==> flow/design.v <==
module mcs_bridge(
  input  [31:0] io_io_address,
  input         io_io_addr_strobe,
  input  [31:0] io_io_write_data,
  input         io_io_write_strobe,
  input  [3:0]  io_io_byte_enable,
  output [31:0] io_io_read_data,
  input         io_io_read_strobe,
  output        io_fp_video_cs,
                io_fp_mmio_cs,
                io_fp_write,
                io_fp_read,
  output [20:0] io_fp_addr,
  output [31:0] io_fp_wr_data,
  input  [31:0] io_fp_rd_data
);
  wire mcs_bridge_enable = io_io_address[31:24] == 8'hC0;
  assign io_io_read_data = io_fp_rd_data;
  assign io_fp_video_cs = mcs_bridge_enable & io_io_address[23];
  assign io_fp_mmio_cs = mcs_bridge_enable & ~(io_io_address[23]);
  assign io_fp_write = io_io_write_strobe;
  assign io_fp_read = io_io_read_strobe;
  assign io_fp_addr = io_io_address[22:2];
  assign io_fp_wr_data = io_io_write_data;
endmodule
module mmio_controller(
  input               io_fp_video_cs,
                      io_fp_mmio_cs,
                      io_fp_write,
                      io_fp_read,
  input  [20:0]       io_fp_addr,
  input  [31:0]       io_fp_wr_data,
  output [31:0]       io_fp_rd_data,
  output [63:0]       io_slot_cs,
  output [63:0][4:0]  io_slot_reg_addr,
  output [63:0][31:0] io_slot_write_data,
  output [63:0]       io_slot_write,
  input  [63:0][31:0] io_slot_read_data,
  output [63:0]       io_slot_read
);
  assign io_fp_rd_data = io_fp_read ? io_slot_read_data[io_fp_addr[10:5]] : 32'h0;
  assign io_slot_cs = io_fp_mmio_cs ? 64'h1 << io_fp_addr[10:5] : 64'h0;
  assign io_slot_reg_addr = {64{io_fp_addr[4:0]}};
  assign io_slot_write_data = {64{io_fp_wr_data}};
  assign io_slot_write = {64{io_fp_write}};
  assign io_slot_read = {64{io_fp_read}};
endmodule
module GPO(
  input                                          clock,
                                                 reset,
  input  [4:0]                                   slot_io_address,
  output [31:0]                                  slot_io_rd_data,
  input  [31:0]                                  slot_io_wr_data,
  input                                          slot_io_read,
                                                 slot_io_write,
                                                 slot_io_cs,
  output [15:0]                                  io
);
  reg [15:0] buf_gpo;
  always @(posedge clock) begin
    if (reset)
      buf_gpo <= 16'h0;
    else if (slot_io_write & slot_io_cs)
      buf_gpo <= slot_io_wr_data[15:0];
  end  
  assign slot_io_rd_data = {16'h0, buf_gpo};
  assign io = buf_gpo;
endmodule
module GPI(
  input         clock,
                reset,
  input  [4:0]  slot_io_address,
  output [31:0] slot_io_rd_data,
  input  [31:0] slot_io_wr_data,
  input         slot_io_read,
                slot_io_write,
                slot_io_cs,
  input  [15:0] io_data_in
);
  reg [31:0] buf_in;
  always @(posedge clock) begin
    if (reset)
      buf_in <= 32'h0;
    else
      buf_in <= {16'h0, io_data_in};
  end  
  assign slot_io_rd_data = buf_in;
endmodule
module timer(
  input         clock,
                reset,
  input  [4:0]  slot_io_address,
  output [31:0] slot_io_rd_data,
  input  [31:0] slot_io_wr_data,
  input         slot_io_read,
                slot_io_write,
                slot_io_cs
);
  reg [63:0] count;
  reg [31:0] config_reg;
  wire        wr_en = slot_io_write & slot_io_cs;
  always @(posedge clock) begin
    if (reset) begin
      count <= 64'h0;
      config_reg <= 32'h0;
    end
    else begin
      if (config_reg[0])
        count <= 64'h0;
      else if (wr_en & slot_io_address == 5'h1)
        count[31:0] <= slot_io_wr_data;
      else if (wr_en & slot_io_address == 5'h2)
        count[63:32] <= slot_io_wr_data;
      else if (config_reg[1])
        count <= count + 64'h1;
      if (slot_io_write & slot_io_cs & ~(|slot_io_address))
        config_reg <= slot_io_wr_data;
    end
  end  
  assign slot_io_rd_data =
    (|slot_io_address)
      ? (slot_io_address == 5'h1
           ? count[31:0]
           : slot_io_address == 5'h2 ? count[63:32] : 32'h0)
      : config_reg;
endmodule
module SevSegDisplay(
  input         clock,
                reset,
                io_enable_7seg,
  input  [31:0] io_display_data,
  output [7:0]  io_anode_select,
  output [6:0]  io_segs
);
  reg  [15:0]      anode_prescaler_c_value;
  reg  [2:0]       count;
  wire [7:0]       _GEN = io_enable_7seg ? ~(8'h1 << count) : 8'h1;
  wire [3:0]       digit =
    _GEN == 8'hFE
      ? io_display_data[3:0]
      : _GEN == 8'hFD
          ? io_display_data[7:4]
          : _GEN == 8'hFB
              ? io_display_data[11:8]
              : _GEN == 8'hF7
                  ? io_display_data[15:12]
                  : _GEN == 8'hEF
                      ? io_display_data[19:16]
                      : _GEN == 8'hDF
                          ? io_display_data[23:20]
                          : _GEN == 8'hBF
                              ? io_display_data[27:24]
                              : _GEN == 8'h7F ? io_display_data[31:28] : 4'h0;
  wire [6:0]       _GEN_0 = {3'h0, digit != 4'hE, 3'h6};
  wire [15:0][6:0] _GEN_1 =
    {{_GEN_0},
     {_GEN_0},
     {7'h21},
     {7'h46},
     {7'h3},
     {7'h8},
     {7'h10},
     {7'h0},
     {7'h78},
     {7'h2},
     {7'h12},
     {7'h19},
     {7'h30},
     {7'h24},
     {7'h79},
     {7'h40}};
  wire             anode_prescaler_wrap_wrap = anode_prescaler_c_value == 16'h9C3F;
  always @(posedge clock) begin
    if (reset) begin
      anode_prescaler_c_value <= 16'h0;
      count <= 3'h0;
    end
    else if (reset) begin
      anode_prescaler_c_value <= 16'h0;
      count <= 3'h0;
    end
    else begin
      if (io_enable_7seg) begin
        if (anode_prescaler_wrap_wrap)
          anode_prescaler_c_value <= 16'h0;
        else
          anode_prescaler_c_value <= anode_prescaler_c_value + 16'h1;
      end
      if (~reset & io_enable_7seg & anode_prescaler_wrap_wrap)
        count <= count + 3'h1;
    end
  end  
  assign io_anode_select = _GEN;
  assign io_segs = _GEN_1[digit];
endmodule
module SevSegDisplay_core(
  input                                                               clock,
                                                                      reset,
  input  [4:0]                                                        slot_io_address,
  output [31:0]                                                       slot_io_rd_data,
  input  [31:0]                                                       slot_io_wr_data,
  input                                                               slot_io_read,
                                                                      slot_io_write,
                                                                      slot_io_cs,
  output [14:0]                                                       io
);
  wire [7:0]  _seg7_io_anode_select;
  wire [6:0]  _seg7_io_segs;
  reg  [31:0] config_reg;
  wire        _GEN = slot_io_address == 5'h0;
  reg  [31:0] display_data;
  wire        _GEN_0 = slot_io_address == 5'h1;
  wire        wr_en = slot_io_write & slot_io_cs;
  always @(posedge clock) begin
    if (reset) begin
      config_reg <= 32'h0;
      display_data <= 32'h0;
    end
    else begin
      if (_GEN & wr_en)
        config_reg <= slot_io_wr_data;
      if (_GEN_0 & wr_en)
        display_data <= slot_io_wr_data;
    end
  end  
  SevSegDisplay seg7 (
    .clock           (clock),
    .reset           (reset),
    .io_enable_7seg  (config_reg[0]),
    .io_display_data (display_data),
    .io_anode_select (_seg7_io_anode_select),
    .io_segs         (_seg7_io_segs)
  );
  assign slot_io_rd_data = _GEN_0 ? display_data : _GEN ? config_reg : 32'h0;
  assign io = {_seg7_io_anode_select, _seg7_io_segs};
endmodule
module mmio_subsystem(
  input         clock,
                reset,
                io_fp_video_cs,
                io_fp_mmio_cs,
                io_fp_write,
                io_fp_read,
  input  [20:0] io_fp_addr,
  input  [31:0] io_fp_wr_data,
  output [31:0] io_fp_rd_data,
  input  [15:0] io_data_in,
  output [15:0] io_data_out,
  output [7:0]  io_anode_assert,
  output [6:0]  io_segs
);
  wire [31:0]       _sevenSegDisplay_slot_io_rd_data;
  wire [14:0]       _sevenSegDisplay_io;
  wire [31:0]       _timer_slot_io_rd_data;
  wire [31:0]       _gpi_slot_io_rd_data;
  wire [31:0]       _gpo_slot_io_rd_data;
  wire [15:0]       _gpo_io;
  wire [63:0]       _mmioController_io_slot_cs;
  wire [63:0][4:0]  _mmioController_io_slot_reg_addr;
  wire [63:0][31:0] _mmioController_io_slot_write_data;
  wire [63:0]       _mmioController_io_slot_write;
  wire [63:0]       _mmioController_io_slot_read;
  mmio_controller mmioController (
    .io_fp_video_cs     (io_fp_video_cs),
    .io_fp_mmio_cs      (io_fp_mmio_cs),
    .io_fp_write        (io_fp_write),
    .io_fp_read         (io_fp_read),
    .io_fp_addr         (io_fp_addr),
    .io_fp_wr_data      (io_fp_wr_data),
    .io_fp_rd_data      (io_fp_rd_data),
    .io_slot_cs         (_mmioController_io_slot_cs),
    .io_slot_reg_addr   (_mmioController_io_slot_reg_addr),
    .io_slot_write_data (_mmioController_io_slot_write_data),
    .io_slot_write      (_mmioController_io_slot_write),
    .io_slot_read_data
      ({{32'hFFFFFFFF},
        {32'hFFFFFFFF},
        {32'hFFFFFFFF},
        {32'hFFFFFFFF},
        {32'hFFFFFFFF},
        {32'hFFFFFFFF},
        {32'hFFFFFFFF},
        {32'hFFFFFFFF},
        {32'hFFFFFFFF},
        {32'hFFFFFFFF},
        {32'hFFFFFFFF},
        {32'hFFFFFFFF},
        {32'hFFFFFFFF},
        {32'hFFFFFFFF},
        {32'hFFFFFFFF},
        {32'hFFFFFFFF},
        {32'hFFFFFFFF},
        {32'hFFFFFFFF},
        {32'hFFFFFFFF},
        {32'hFFFFFFFF},
        {32'hFFFFFFFF},
        {32'hFFFFFFFF},
        {32'hFFFFFFFF},
        {32'hFFFFFFFF},
        {32'hFFFFFFFF},
        {32'hFFFFFFFF},
        {32'hFFFFFFFF},
        {32'hFFFFFFFF},
        {32'hFFFFFFFF},
        {32'hFFFFFFFF},
        {32'hFFFFFFFF},
        {32'hFFFFFFFF},
        {32'hFFFFFFFF},
        {32'hFFFFFFFF},
        {32'hFFFFFFFF},
        {32'hFFFFFFFF},
        {32'hFFFFFFFF},
        {32'hFFFFFFFF},
        {32'hFFFFFFFF},
        {32'hFFFFFFFF},
        {32'hFFFFFFFF},
        {32'hFFFFFFFF},
        {32'hFFFFFFFF},
        {32'hFFFFFFFF},
        {32'hFFFFFFFF},
        {32'hFFFFFFFF},
        {32'hFFFFFFFF},
        {32'hFFFFFFFF},
        {32'hFFFFFFFF},
        {32'hFFFFFFFF},
        {32'hFFFFFFFF},
        {32'hFFFFFFFF},
        {32'hFFFFFFFF},
        {32'hFFFFFFFF},
        {32'hFFFFFFFF},
        {32'hFFFFFFFF},
        {32'hFFFFFFFF},
        {32'hFFFFFFFF},
        {32'hFFFFFFFF},
        {32'hFFFFFFFF},
        {_sevenSegDisplay_slot_io_rd_data},
        {_timer_slot_io_rd_data},
        {_gpi_slot_io_rd_data},
        {_gpo_slot_io_rd_data}}),
    .io_slot_read       (_mmioController_io_slot_read)
  );
  GPO gpo (
    .clock           (clock),
    .reset           (reset),
    .slot_io_address (_mmioController_io_slot_reg_addr[6'h0]),
    .slot_io_rd_data (_gpo_slot_io_rd_data),
    .slot_io_wr_data (_mmioController_io_slot_write_data[6'h0]),
    .slot_io_read    (_mmioController_io_slot_read[0]),
    .slot_io_write   (_mmioController_io_slot_write[0]),
    .slot_io_cs      (_mmioController_io_slot_cs[0]),
    .io              (_gpo_io)
  );
  GPI gpi (
    .clock           (clock),
    .reset           (reset),
    .slot_io_address (_mmioController_io_slot_reg_addr[6'h1]),
    .slot_io_rd_data (_gpi_slot_io_rd_data),
    .slot_io_wr_data (_mmioController_io_slot_write_data[6'h1]),
    .slot_io_read    (_mmioController_io_slot_read[1]),
    .slot_io_write   (_mmioController_io_slot_write[1]),
    .slot_io_cs      (_mmioController_io_slot_cs[1]),
    .io_data_in      (io_data_in)
  );
  timer timer (
    .clock           (clock),
    .reset           (reset),
    .slot_io_address (_mmioController_io_slot_reg_addr[6'h2]),
    .slot_io_rd_data (_timer_slot_io_rd_data),
    .slot_io_wr_data (_mmioController_io_slot_write_data[6'h2]),
    .slot_io_read    (_mmioController_io_slot_read[2]),
    .slot_io_write   (_mmioController_io_slot_write[2]),
    .slot_io_cs      (_mmioController_io_slot_cs[2])
  );
  SevSegDisplay_core sevenSegDisplay (
    .clock           (clock),
    .reset           (reset),
    .slot_io_address (_mmioController_io_slot_reg_addr[6'h3]),
    .slot_io_rd_data (_sevenSegDisplay_slot_io_rd_data),
    .slot_io_wr_data (_mmioController_io_slot_write_data[6'h3]),
    .slot_io_read    (_mmioController_io_slot_read[3]),
    .slot_io_write   (_mmioController_io_slot_write[3]),
    .slot_io_cs      (_mmioController_io_slot_cs[3]),
    .io              (_sevenSegDisplay_io)
  );
  assign io_data_out = _gpo_io;
  assign io_anode_assert = _sevenSegDisplay_io[14:7];
  assign io_segs = _sevenSegDisplay_io[6:0];
endmodule
module Top(
  input         clock,
                reset,
  input  [31:0] io_address,
  input         io_addr_strobe,
  input  [31:0] io_write_data,
  input         io_write_strobe,
  input  [3:0]  io_byte_enable,
  input         io_read_strobe,
  output [31:0] io_read_data,
  input  [15:0] sw,
  output [15:0] led,
  output [7:0]  anode_assert,
  output [6:0]  segs
);
  wire [31:0] _mmioSubsystem_io_fp_rd_data;
  wire        _mcsBridge_io_fp_video_cs;
  wire        _mcsBridge_io_fp_mmio_cs;
  wire        _mcsBridge_io_fp_write;
  wire        _mcsBridge_io_fp_read;
  wire [20:0] _mcsBridge_io_fp_addr;
  wire [31:0] _mcsBridge_io_fp_wr_data;
  mcs_bridge mcsBridge (
    .io_io_address      (io_address),
    .io_io_addr_strobe  (io_addr_strobe),
    .io_io_write_data   (io_write_data),
    .io_io_write_strobe (io_write_strobe),
    .io_io_byte_enable  (io_byte_enable),
    .io_io_read_data    (io_read_data),
    .io_io_read_strobe  (io_read_strobe),
    .io_fp_video_cs     (_mcsBridge_io_fp_video_cs),
    .io_fp_mmio_cs      (_mcsBridge_io_fp_mmio_cs),
    .io_fp_write        (_mcsBridge_io_fp_write),
    .io_fp_read         (_mcsBridge_io_fp_read),
    .io_fp_addr         (_mcsBridge_io_fp_addr),
    .io_fp_wr_data      (_mcsBridge_io_fp_wr_data),
    .io_fp_rd_data      (_mmioSubsystem_io_fp_rd_data)
  );
  mmio_subsystem mmioSubsystem (
    .clock           (clock),
    .reset           (reset),
    .io_fp_video_cs  (_mcsBridge_io_fp_video_cs),
    .io_fp_mmio_cs   (_mcsBridge_io_fp_mmio_cs),
    .io_fp_write     (_mcsBridge_io_fp_write),
    .io_fp_read      (_mcsBridge_io_fp_read),
    .io_fp_addr      (_mcsBridge_io_fp_addr),
    .io_fp_wr_data   (_mcsBridge_io_fp_wr_data),
    .io_fp_rd_data   (_mmioSubsystem_io_fp_rd_data),
    .io_data_in      (sw),
    .io_data_out     (led),
    .io_anode_assert (anode_assert),
    .io_segs         (segs)
  );
endmodule
Hand-over note for Top

== Step by step through the tools: Top ==
Module Top before and after one edit of its RTL, step after step.
Lines under "unedited" count in the file above, lines under "edited" in the edited file.
"difference" is "edited" less "unedited", of the values as shown.
Operators: Yosys type, input widths -> output width; for muxes data width and select width s.
Not given: n/a

* Top: Top
* Clock port: clock
* Library: sky130hd
* Library corner: tt_025C_1v80

== The edit ==
The edit as a unified diff against the file above.
The edit is scripted: it alters the design's behaviour and was not made to optimise anything.

<pre>
@@ -79,10 +79,5 @@
 );
   reg [31:0] buf_in;
-  always @(posedge clock) begin
-    if (reset)
-      buf_in <= 32'h0;
-    else
-      buf_in <= {16'h0, io_data_in};
-  end  
+  always @(*) buf_in = {16'h0, io_data_in};  
   assign slot_io_rd_data = buf_in;
 endmodule
</pre>

== Word-level counts ==
Counts by Yosys on the flattened word-level netlist (proc, flatten, opt, wreduce; memories kept). Register bits leave out memories and registers merged into their read ports (data or address). Print and check cells are left out. Cells with the same type and inputs are merged into one.

{| class="wikitable"
|+ Cells by class
! what !! unedited !! edited !! difference
|-
| add/subtract/negate cells || 3 || 3 || 0
|-
| multiply operators || 1 || 1 || 0
|-
| equal/unequal tests || 14 || 14 || 0
|-
| shift operators || 4 || 4 || 0
|-
| multiplexer cells || 22 || 22 || 0
|-
| bitwise logic cells || 16 || 16 || 0
|-
| reduce/logical cells || 7 || 7 || 0
|}

{| class="wikitable"
|+ Operators by type and width
! cell !! unedited !! edited !! difference
|-
| $and 1x1->1 || 11 || 11 || 0
|-
| $mux 32 || 11 || 11 || 0
|-
| $mux 4 || 9 || 9 || 0
|-
| $eq 8x8->1 const B || 8 || 8 || 0
|-
| $not 1->1 || 4 || 4 || 0
|-
| $reduce_and 2->1 || 2 || 2 || 0
|-
| $reduce_bool 2->1 || 2 || 2 || 0
|-
| $add 16x1->16 const B || 1 || 1 || 0
|-
| $add 3x1->3 const B || 1 || 1 || 0
|-
| $add 64x1->64 const B || 1 || 1 || 0
|-
| $eq 16x16->1 const B || 1 || 1 || 0
|-
| $eq 5x1->1 const B || 1 || 1 || 0
|-
| $eq 5x2->1 const B || 1 || 1 || 0
|-
| $eq 8x7->1 const B || 1 || 1 || 0
|-
| $logic_not 5->1 || 1 || 1 || 0
|-
| $mul 4x3->7 const B || 1 || 1 || 0
|-
| $mux 16 || 1 || 1 || 0
|-
| $mux 8 || 1 || 1 || 0
|-
| $ne 2x2->1 const B || 1 || 1 || 0
|-
| $ne 4x4->1 const B || 1 || 1 || 0
|-
| $not 8->8 || 1 || 1 || 0
|-
| $reduce_or 2->1 || 1 || 1 || 0
|-
| $reduce_or 5->1 || 1 || 1 || 0
|-
| $shiftx 112x32->7 || 1 || 1 || 0
|-
| $shiftx 2048x12->32 || 1 || 1 || 0
|-
| $shl 1x3->8 const A || 1 || 1 || 0
|-
| $shl 1x6->4 const A || 1 || 1 || 0
|}

{| class="wikitable"
|+ Bit counts
! what !! unedited !! edited !! difference
|-
| register bits || 227 || 195 || -32
|-
| input port bits || 89 || 89 || 0
|-
| output and inout port bits || 63 || 63 || 0
|-
| word-level cells || 77 || 75 || -2
|}

== Depth ==
Depth = most cells in a row (Yosys ltp): at word level without a register or memory, in the mapped netlist without a sequential cell, where the memories' decode and read muxes count.

{| class="wikitable"
|+ Logic depth
! what !! unedited !! edited !! difference
|-
| depth after elaboration || 14 || 14 || 0
|-
| ABC_AREA || 0 || 0 || n/a
|-
| depth in mapped cells || 14 || 13 || -1
|-
| depth with buffers taken out || 13 || 11 || -2
|}

== Synthesis result ==
Yosys stat after the flow's synthesis: flattened, memories mapped to cells. It holds for the ABC_AREA given above (unset counts as 0); a run with the other value may have another netlist.

{| class="wikitable"
|+ Cells by type
! cell type !! unedited !! edited !! difference
|-
| sky130_fd_sc_hd__nand2_1 || 331 || 292 || -39
|-
| sky130_fd_sc_hd__mux2i_1 || 5 || 28 || +23
|-
| sky130_fd_sc_hd__nand3_1 || 62 || 41 || -21
|-
| sky130_fd_sc_hd__nor2_1 || 102 || 83 || -19
|-
| sky130_fd_sc_hd__o211ai_1 || 25 || 6 || -19
|-
| sky130_fd_sc_hd__o21ai_0 || 73 || 55 || -18
|-
| sky130_fd_sc_hd__clkbuf_1 || 106 || 89 || -17
|-
| sky130_fd_sc_hd__dfxtp_1 || 211 || 195 || -16
|-
| sky130_fd_sc_hd__a21boi_0 || 21 || 5 || -16
|-
| sky130_fd_sc_hd__mux2_2 || 2 || 16 || +14
|-
| sky130_fd_sc_hd__and3_1 || 25 || 12 || -13
|-
| sky130_fd_sc_hd__a221oi_1 || 2 || 15 || +13
|-
| sky130_fd_sc_hd__xnor2_1 || 19 || 31 || +12
|-
| sky130_fd_sc_hd__xor2_1 || 27 || 17 || -10
|-
| sky130_fd_sc_hd__buf_2 || 9 || 18 || +9
|-
| sky130_fd_sc_hd__nor4_1 || 14 || 22 || +8
|-
| sky130_fd_sc_hd__mux2_1 || 0 || 8 || +8
|-
| sky130_fd_sc_hd__nand3b_1 || 0 || 8 || +8
|}

The list need not be complete.

{| class="wikitable"
|+ Synthesis totals
! what !! unedited !! edited !! difference
|-
| standard cells after synthesis || 1,558 || 1,488 || -70
|-
| synthesis area (mm2) || 0.011695 || 0.011501 || -0.000194
|-
| sequential part of the area (mm2) || 0.0042241 || 0.0039037 || -0.0003204
|-
| flip-flops || 211 || 195 || -16
|-
| buffer cells || 123 || 120 || -3
|}

By module: a second synthesis without flattening, with its own total; a netlist apart from the flattened one above.

{| class="wikitable"
|+ Unflattened totals
! what !! unedited !! edited !! difference
|-
| cell total of the unflattened synthesis || 5,304 || 5,287 || -17
|-
| area total of the unflattened synthesis (mm2) || 0.0478734 || 0.0475293 || -0.0003441
|}

Each row is one instance without its submodules.

{| class="wikitable"
|+ By module, unedited
! module !! times used !! cells !! area (mm2) !! sequential area (mm2)
|-
| mmio_controller || 1 || 3,740 || 0.0348759 || 0
|-
| timer || 1 || 805 || 0.0059182 || 0.0019218
|-
| SevSegDisplay_core || 1 || 288 || 0.0029804 || 0.0012812
|-
| SevSegDisplay || 1 || 223 || 0.0018443 || 0.0003804
|-
| GPO || 1 || 105 || 0.0009772 || 0.0003203
|-
| mcs_bridge || 1 || 92 || 0.0006857 || 0
|-
| GPI || 1 || 50 || 0.0005881 || 0.0003203
|-
| mmio_subsystem || 1 || 1 || 0.0000038 || 0
|-
| Top || 1 || 0 || 0 || 0
|}

{| class="wikitable"
|+ By module, edited
! module !! times used !! cells !! area (mm2) !! sequential area (mm2)
|-
| mmio_controller || 1 || 3,740 || 0.0348759 || 0
|-
| timer || 1 || 805 || 0.0059182 || 0.0019218
|-
| SevSegDisplay_core || 1 || 288 || 0.0029804 || 0.0012812
|-
| SevSegDisplay || 1 || 223 || 0.0018443 || 0.0003804
|-
| GPO || 1 || 105 || 0.0009772 || 0.0003203
|-
| mcs_bridge || 1 || 92 || 0.0006857 || 0
|-
| GPI || 1 || 33 || 0.000244 || 0
|-
| mmio_subsystem || 1 || 1 || 0.0000038 || 0
|-
| Top || 1 || 0 || 0 || 0
|}

== Timing after synthesis ==
OpenSTA on the mapped netlist: ideal clock, no wires. The path of least setup slack (recovery checks aside). Input and output delay are each 20% of the period. Register names are those of the netlist, which keeps one name where synthesis merged equal registers.

{| class="wikitable"
|+ Path after synthesis
! what !! unedited !! edited !! difference
|-
| path type || reg2out || reg2out || n/a
|-
| start || register mmioSubsystem.sevenSegDisplay.seg7.count[2] || register mmioSubsystem.sevenSegDisplay.seg7.count[2] || n/a
|-
| end || output segs[1] || output segs[3] || n/a
|-
| period (ns) || 4.5 || 4.5 || 0.0
|-
| external output delay (ns) || 0.900 || 0.900 || 0.000
|-
| time at the first pin (ns) || 0.000 || 0.000 || 0.000
|-
| data arrival time (ns) || 3.260 || 3.166 || -0.094
|-
| required time (ns) || 3.600 || 3.600 || 0.000
|-
| setup slack (ns) || 0.340 || 0.434 || +0.094
|-
| delay of the path (ns) || 3.260 || 3.166 || -0.094
|-
| driving pins on the path || 14 || 14 || 0
|-
| buffers on the path || 1 || 2 || +1
|-
| period reached after synthesis (ns) || 4.16 || 4.066 || -0.094
|}

"delay of the path" is the arrival time less input delay plus setup time.
At an output port there is no setup time.
"driving pins on the path" counts driving pins, that of a launching flip-flop among them; a cell with two outputs on the path counts twice.
"period reached after synthesis" is the clock period less the worst setup slack; recovery checks do not enter. This is arithmetic on one report: input and output delays are still those of the set period (20% each).
Between the ends stands the longest chain of elaborated cells between them, by number of cells; it is not shown to be the way that was timed. Of several equally long chains one is given.
A line is the first line of the expression or statement that the cell stems from. Yosys adds cells for indexed reads and writes and turns some case tables into memories.
At most two assigning lines are given for a register; there are more.

Between the ends, after synthesis, unedited:
* Path through: sky130_fd_sc_hd__dfxtp_1 > sky130_fd_sc_hd__clkbuf_1 > sky130_fd_sc_hd__inv_1 > sky130_fd_sc_hd__ha_1 > sky130_fd_sc_hd__nor4b_2 > sky130_fd_sc_hd__nand3_1 > sky130_fd_sc_hd__nand3_1 > sky130_fd_sc_hd__nor3_1 > sky130_fd_sc_hd__o32ai_1 > sky130_fd_sc_hd__inv_1 > sky130_fd_sc_hd__ha_1 > sky130_fd_sc_hd__inv_1 > sky130_fd_sc_hd__a21oi_1 > sky130_fd_sc_hd__mux2_2

{| class="wikitable"
|+ Ends and longest elaborated chain, after synthesis, unedited
! what !! line !! RTL
|-
| from (decl) || 136 || <nowiki>reg  [2:0]       count;</nowiki>
|-
| from (assign) || 176 || <nowiki>count <= 3'h0;</nowiki>
|-
| from (assign) || 190 || <nowiki>count <= count + 3'h1;</nowiki>
|-
| to (decl) || 402 || <nowiki>output [6:0]  segs</nowiki>
|}

unedited: Chain of elaborated cells between the ends: none given.

Between the ends, after synthesis, edited:
* Path through: sky130_fd_sc_hd__dfxtp_1 > sky130_fd_sc_hd__clkbuf_1 > sky130_fd_sc_hd__inv_1 > sky130_fd_sc_hd__ha_1 > sky130_fd_sc_hd__clkbuf_1 > sky130_fd_sc_hd__or4b_1 > sky130_fd_sc_hd__a211oi_1 > sky130_fd_sc_hd__o22ai_1 > sky130_fd_sc_hd__a31oi_1 > sky130_fd_sc_hd__inv_1 > sky130_fd_sc_hd__ha_1 > sky130_fd_sc_hd__inv_1 > sky130_fd_sc_hd__a21oi_1 > sky130_fd_sc_hd__a22oi_1
* Length of the longest elaborated chain: 14
* Elaborated cells on any way between the ends: 22
* Source lines of those cells: 11
* Classes of those cells: 1 x mul; 9 x eq/ne; 2 x shift; 9 x mux; 1 x logic

{| class="wikitable"
|+ Ends and longest elaborated chain, after synthesis, edited
! what !! line !! RTL
|-
| from (decl) || 131 || <nowiki>reg  [2:0]       count;</nowiki>
|-
| from (assign) || 171 || <nowiki>count <= 3'h0;</nowiki>
|-
| from (assign) || 185 || <nowiki>count <= count + 3'h1;</nowiki>
|-
| $shl 1x3->8 || 132 || <nowiki>wire [7:0]       _GEN = io_enable_7seg ? ~(8'h1 << count) : 8'h1;</nowiki>
|-
| $not 8->8 || 132 ||
|-
| $mux 8 || 132 ||
|-
| $eq 8x7->1 || 148 || <nowiki>: _GEN == 8'h7F ? io_display_data[31:28] : 4'h0;</nowiki>
|-
| $mux 4 || 148 ||
|-
| $mux 4 || 146 || <nowiki>: _GEN == 8'hBF</nowiki>
|-
| $mux 4 || 144 || <nowiki>: _GEN == 8'hDF</nowiki>
|-
| $mux 4 || 142 || <nowiki>: _GEN == 8'hEF</nowiki>
|-
| $mux 4 || 140 || <nowiki>: _GEN == 8'hF7</nowiki>
|-
| $mux 4 || 138 || <nowiki>: _GEN == 8'hFB</nowiki>
|-
| $mux 4 || 136 || <nowiki>: _GEN == 8'hFD</nowiki>
|-
| $mux 4 || 134 || <nowiki>_GEN == 8'hFE</nowiki>
|-
| $mul 4x3->7 || 189 || <nowiki>assign io_segs = _GEN_1[digit];</nowiki>
|-
| $shiftx 112x32->7 || 189 ||
|-
| to (decl) || 397 || <nowiki>output [6:0]  segs</nowiki>
|}

== Timing after layout ==
From the final timing report of each run of pair 1: the path of least setup slack in the routed layout; clock arrival at registers is part of the times.

{| class="wikitable"
|+ Path after layout
! what !! unedited !! edited !! difference
|-
| path type || in2out || in2out || n/a
|-
| start || input io_address[6] || input io_address[3] || n/a
|-
| end || output io_read_data[3] || output io_read_data[21] || n/a
|-
| period (ns) || 4.5 || 4.5 || 0.0
|-
| input delay (ns) || 0.90 || 0.90 || 0.00
|-
| external output delay (ns) || 0.90 || 0.90 || 0.00
|-
| time at the first pin (ns) || 0.90 || 0.90 || 0.00
|-
| data arrival time (ns) || 3.52 || 3.57 || +0.05
|-
| required time (ns) || 3.60 || 3.60 || 0.00
|-
| setup slack (ns) || 0.08 || 0.03 || -0.05
|-
| driving pins on the path || 11 || 9 || -2
|-
| buffers on the path || 5 || 4 || -1
|}

Between the ends stands the longest chain of elaborated cells between them, by number of cells; it is not shown to be the way that was timed. Of several equally long chains one is given.

Between the ends, after layout, unedited:
* Path through: sky130_fd_sc_hd__clkdlybuf4s50_1 > sky130_fd_sc_hd__nor4_4 > sky130_fd_sc_hd__buf_6 > sky130_fd_sc_hd__nand2_1 > sky130_fd_sc_hd__buf_12 > sky130_fd_sc_hd__nor2_1 > sky130_fd_sc_hd__a21oi_1 > sky130_fd_sc_hd__buf_4 > sky130_fd_sc_hd__mux4_2 > sky130_fd_sc_hd__o21a_1 > sky130_fd_sc_hd__clkdlybuf4s50_1
* Length of the longest elaborated chain: 6
* Elaborated cells on any way between the ends: 11
* Classes of those cells: 2 x eq/ne; 1 x shift; 6 x mux; 2 x reduce/logical

{| class="wikitable"
|+ Ends and longest elaborated chain, after layout, unedited
! what !! line !! RTL
|-
| from (decl) || 392 || <nowiki>input  [31:0] io_address,</nowiki>
|-
| $eq 5x2->1 || 124 || <nowiki>: slot_io_address == 5'h2 ? count[63:32] : 32'h0)</nowiki>
|-
| $mux 32 || 124 ||
|-
| $mux 32 || 122 || <nowiki>? (slot_io_address == 5'h1</nowiki>
|-
| $mux 32 || 121 || <nowiki>(|slot_io_address)</nowiki>
|-
| $shiftx 2048x12->32 || 41 || <nowiki>assign io_fp_rd_data = io_fp_read ? io_slot_read_data[io_fp_addr[10:5]] : 32'h0;</nowiki>
|-
| $mux 32 || 41 ||
|-
| to (decl) || 398 || <nowiki>output [31:0] io_read_data,</nowiki>
|}

Between the ends, after layout, edited:
* Path through: sky130_fd_sc_hd__clkdlybuf4s50_1 > sky130_fd_sc_hd__buf_4 > sky130_fd_sc_hd__buf_4 > sky130_fd_sc_hd__mux2_2 > sky130_fd_sc_hd__a221oi_1 > sky130_fd_sc_hd__a31oi_1 > sky130_fd_sc_hd__a21oi_1 > sky130_fd_sc_hd__nor2b_1 > sky130_fd_sc_hd__clkdlybuf4s50_1
* Length of the longest elaborated chain: 6
* Elaborated cells on any way between the ends: 11
* Classes of those cells: 2 x eq/ne; 1 x shift; 6 x mux; 2 x reduce/logical

{| class="wikitable"
|+ Ends and longest elaborated chain, after layout, edited
! what !! line !! RTL
|-
| from (decl) || 387 || <nowiki>input  [31:0] io_address,</nowiki>
|-
| $eq 5x2->1 || 119 || <nowiki>: slot_io_address == 5'h2 ? count[63:32] : 32'h0)</nowiki>
|-
| $mux 32 || 119 ||
|-
| $mux 32 || 117 || <nowiki>? (slot_io_address == 5'h1</nowiki>
|-
| $mux 32 || 116 || <nowiki>(|slot_io_address)</nowiki>
|-
| $shiftx 2048x12->32 || 41 || <nowiki>assign io_fp_rd_data = io_fp_read ? io_slot_read_data[io_fp_addr[10:5]] : 32'h0;</nowiki>
|-
| $mux 32 || 41 ||
|-
| to (decl) || 393 || <nowiki>output [31:0] io_read_data,</nowiki>
|}

== Flow runs ==
Both versions went through the flow (Yosys, OpenROAD) with the same settings in each pair. Constraints: input delay and output delay 20% of the set period each, output load 0.01 pF.

Flow settings, pair 1:
* CORE_UTILIZATION: 40
* period_ns: 4.5
* CAP_MARGIN: 20
* CORE_MARGIN: 2
* SLEW_MARGIN: 20

{| class="wikitable"
|+ Results, pair 1
! what !! unedited !! edited !! difference
|-
| synthesis area (mm2) || 0.011695 || 0.011501 || -0.000194
|-
| die area (mm2) || 0.0306215 || 0.0301248 || -0.0004967
|-
| area of the standard cells in the finished layout (mm2) || 0.0147054 || 0.0141185 || -0.0005869
|-
| post-layout utilization (%) || 51.1 || 49.6 || -1.5
|-
| lowest setup slack (ns) || 0.084 || 0.032 || -0.052
|-
| total negative slack (ns) || 0.000 || 0.000 || 0.000
|-
| worst-case hold slack (ns) || 0.451 || 0.449 || -0.002
|-
| power consumption (µW) || 4,388 || 3,589 || -799
|-
| achieved clock period (ns) || 4.416 || 4.468 || +0.052
|}

Flow settings, pair 2:
* ABC_AREA: 0
* CORE_ASPECT_RATIO: 1.6
* CORE_MARGIN: 7
* CORE_UTILIZATION: 33
* CTS_CLUSTER_DIAMETER: 372
* PLACE_DENSITY: 0.85
* SETUP_SLACK_MARGIN: -0.29
* SLEW_MARGIN: 0
* period_ns: 6.45
* CAP_MARGIN: 20

{| class="wikitable"
|+ Results, pair 2
! what !! unedited !! edited !! difference
|-
| synthesis area (mm2) || 0.011695 || 0.011501 || -0.000194
|-
| die area (mm2) || 0.0410523 || 0.0404201 || -0.0006322
|-
| area of the standard cells in the finished layout (mm2) || 0.0140597 || 0.0138145 || -0.0002452
|-
| post-layout utilization (%) || 40.1 || 40.1 || 0.0
|-
| lowest setup slack (ns) || 0.338 || 0.343 || +0.005
|-
| total negative slack (ns) || 0.000 || 0.000 || 0.000
|-
| worst-case hold slack (ns) || 0.450 || 0.454 || +0.004
|-
| power consumption (µW) || 2,766 || 2,520 || -246
|-
| achieved clock period (ns) || 6.112 || 6.107 || -0.005
|}

"achieved clock period" means the clock period less the worst setup slack. The figure is calculated, with input and output delays left at 20% of the set period.
By "power consumption" is meant OpenSTA's value without simulated activity: inputs other than the clock are taken to toggle once in ten clock periods, and the tool carries that through the logic.

End of note.
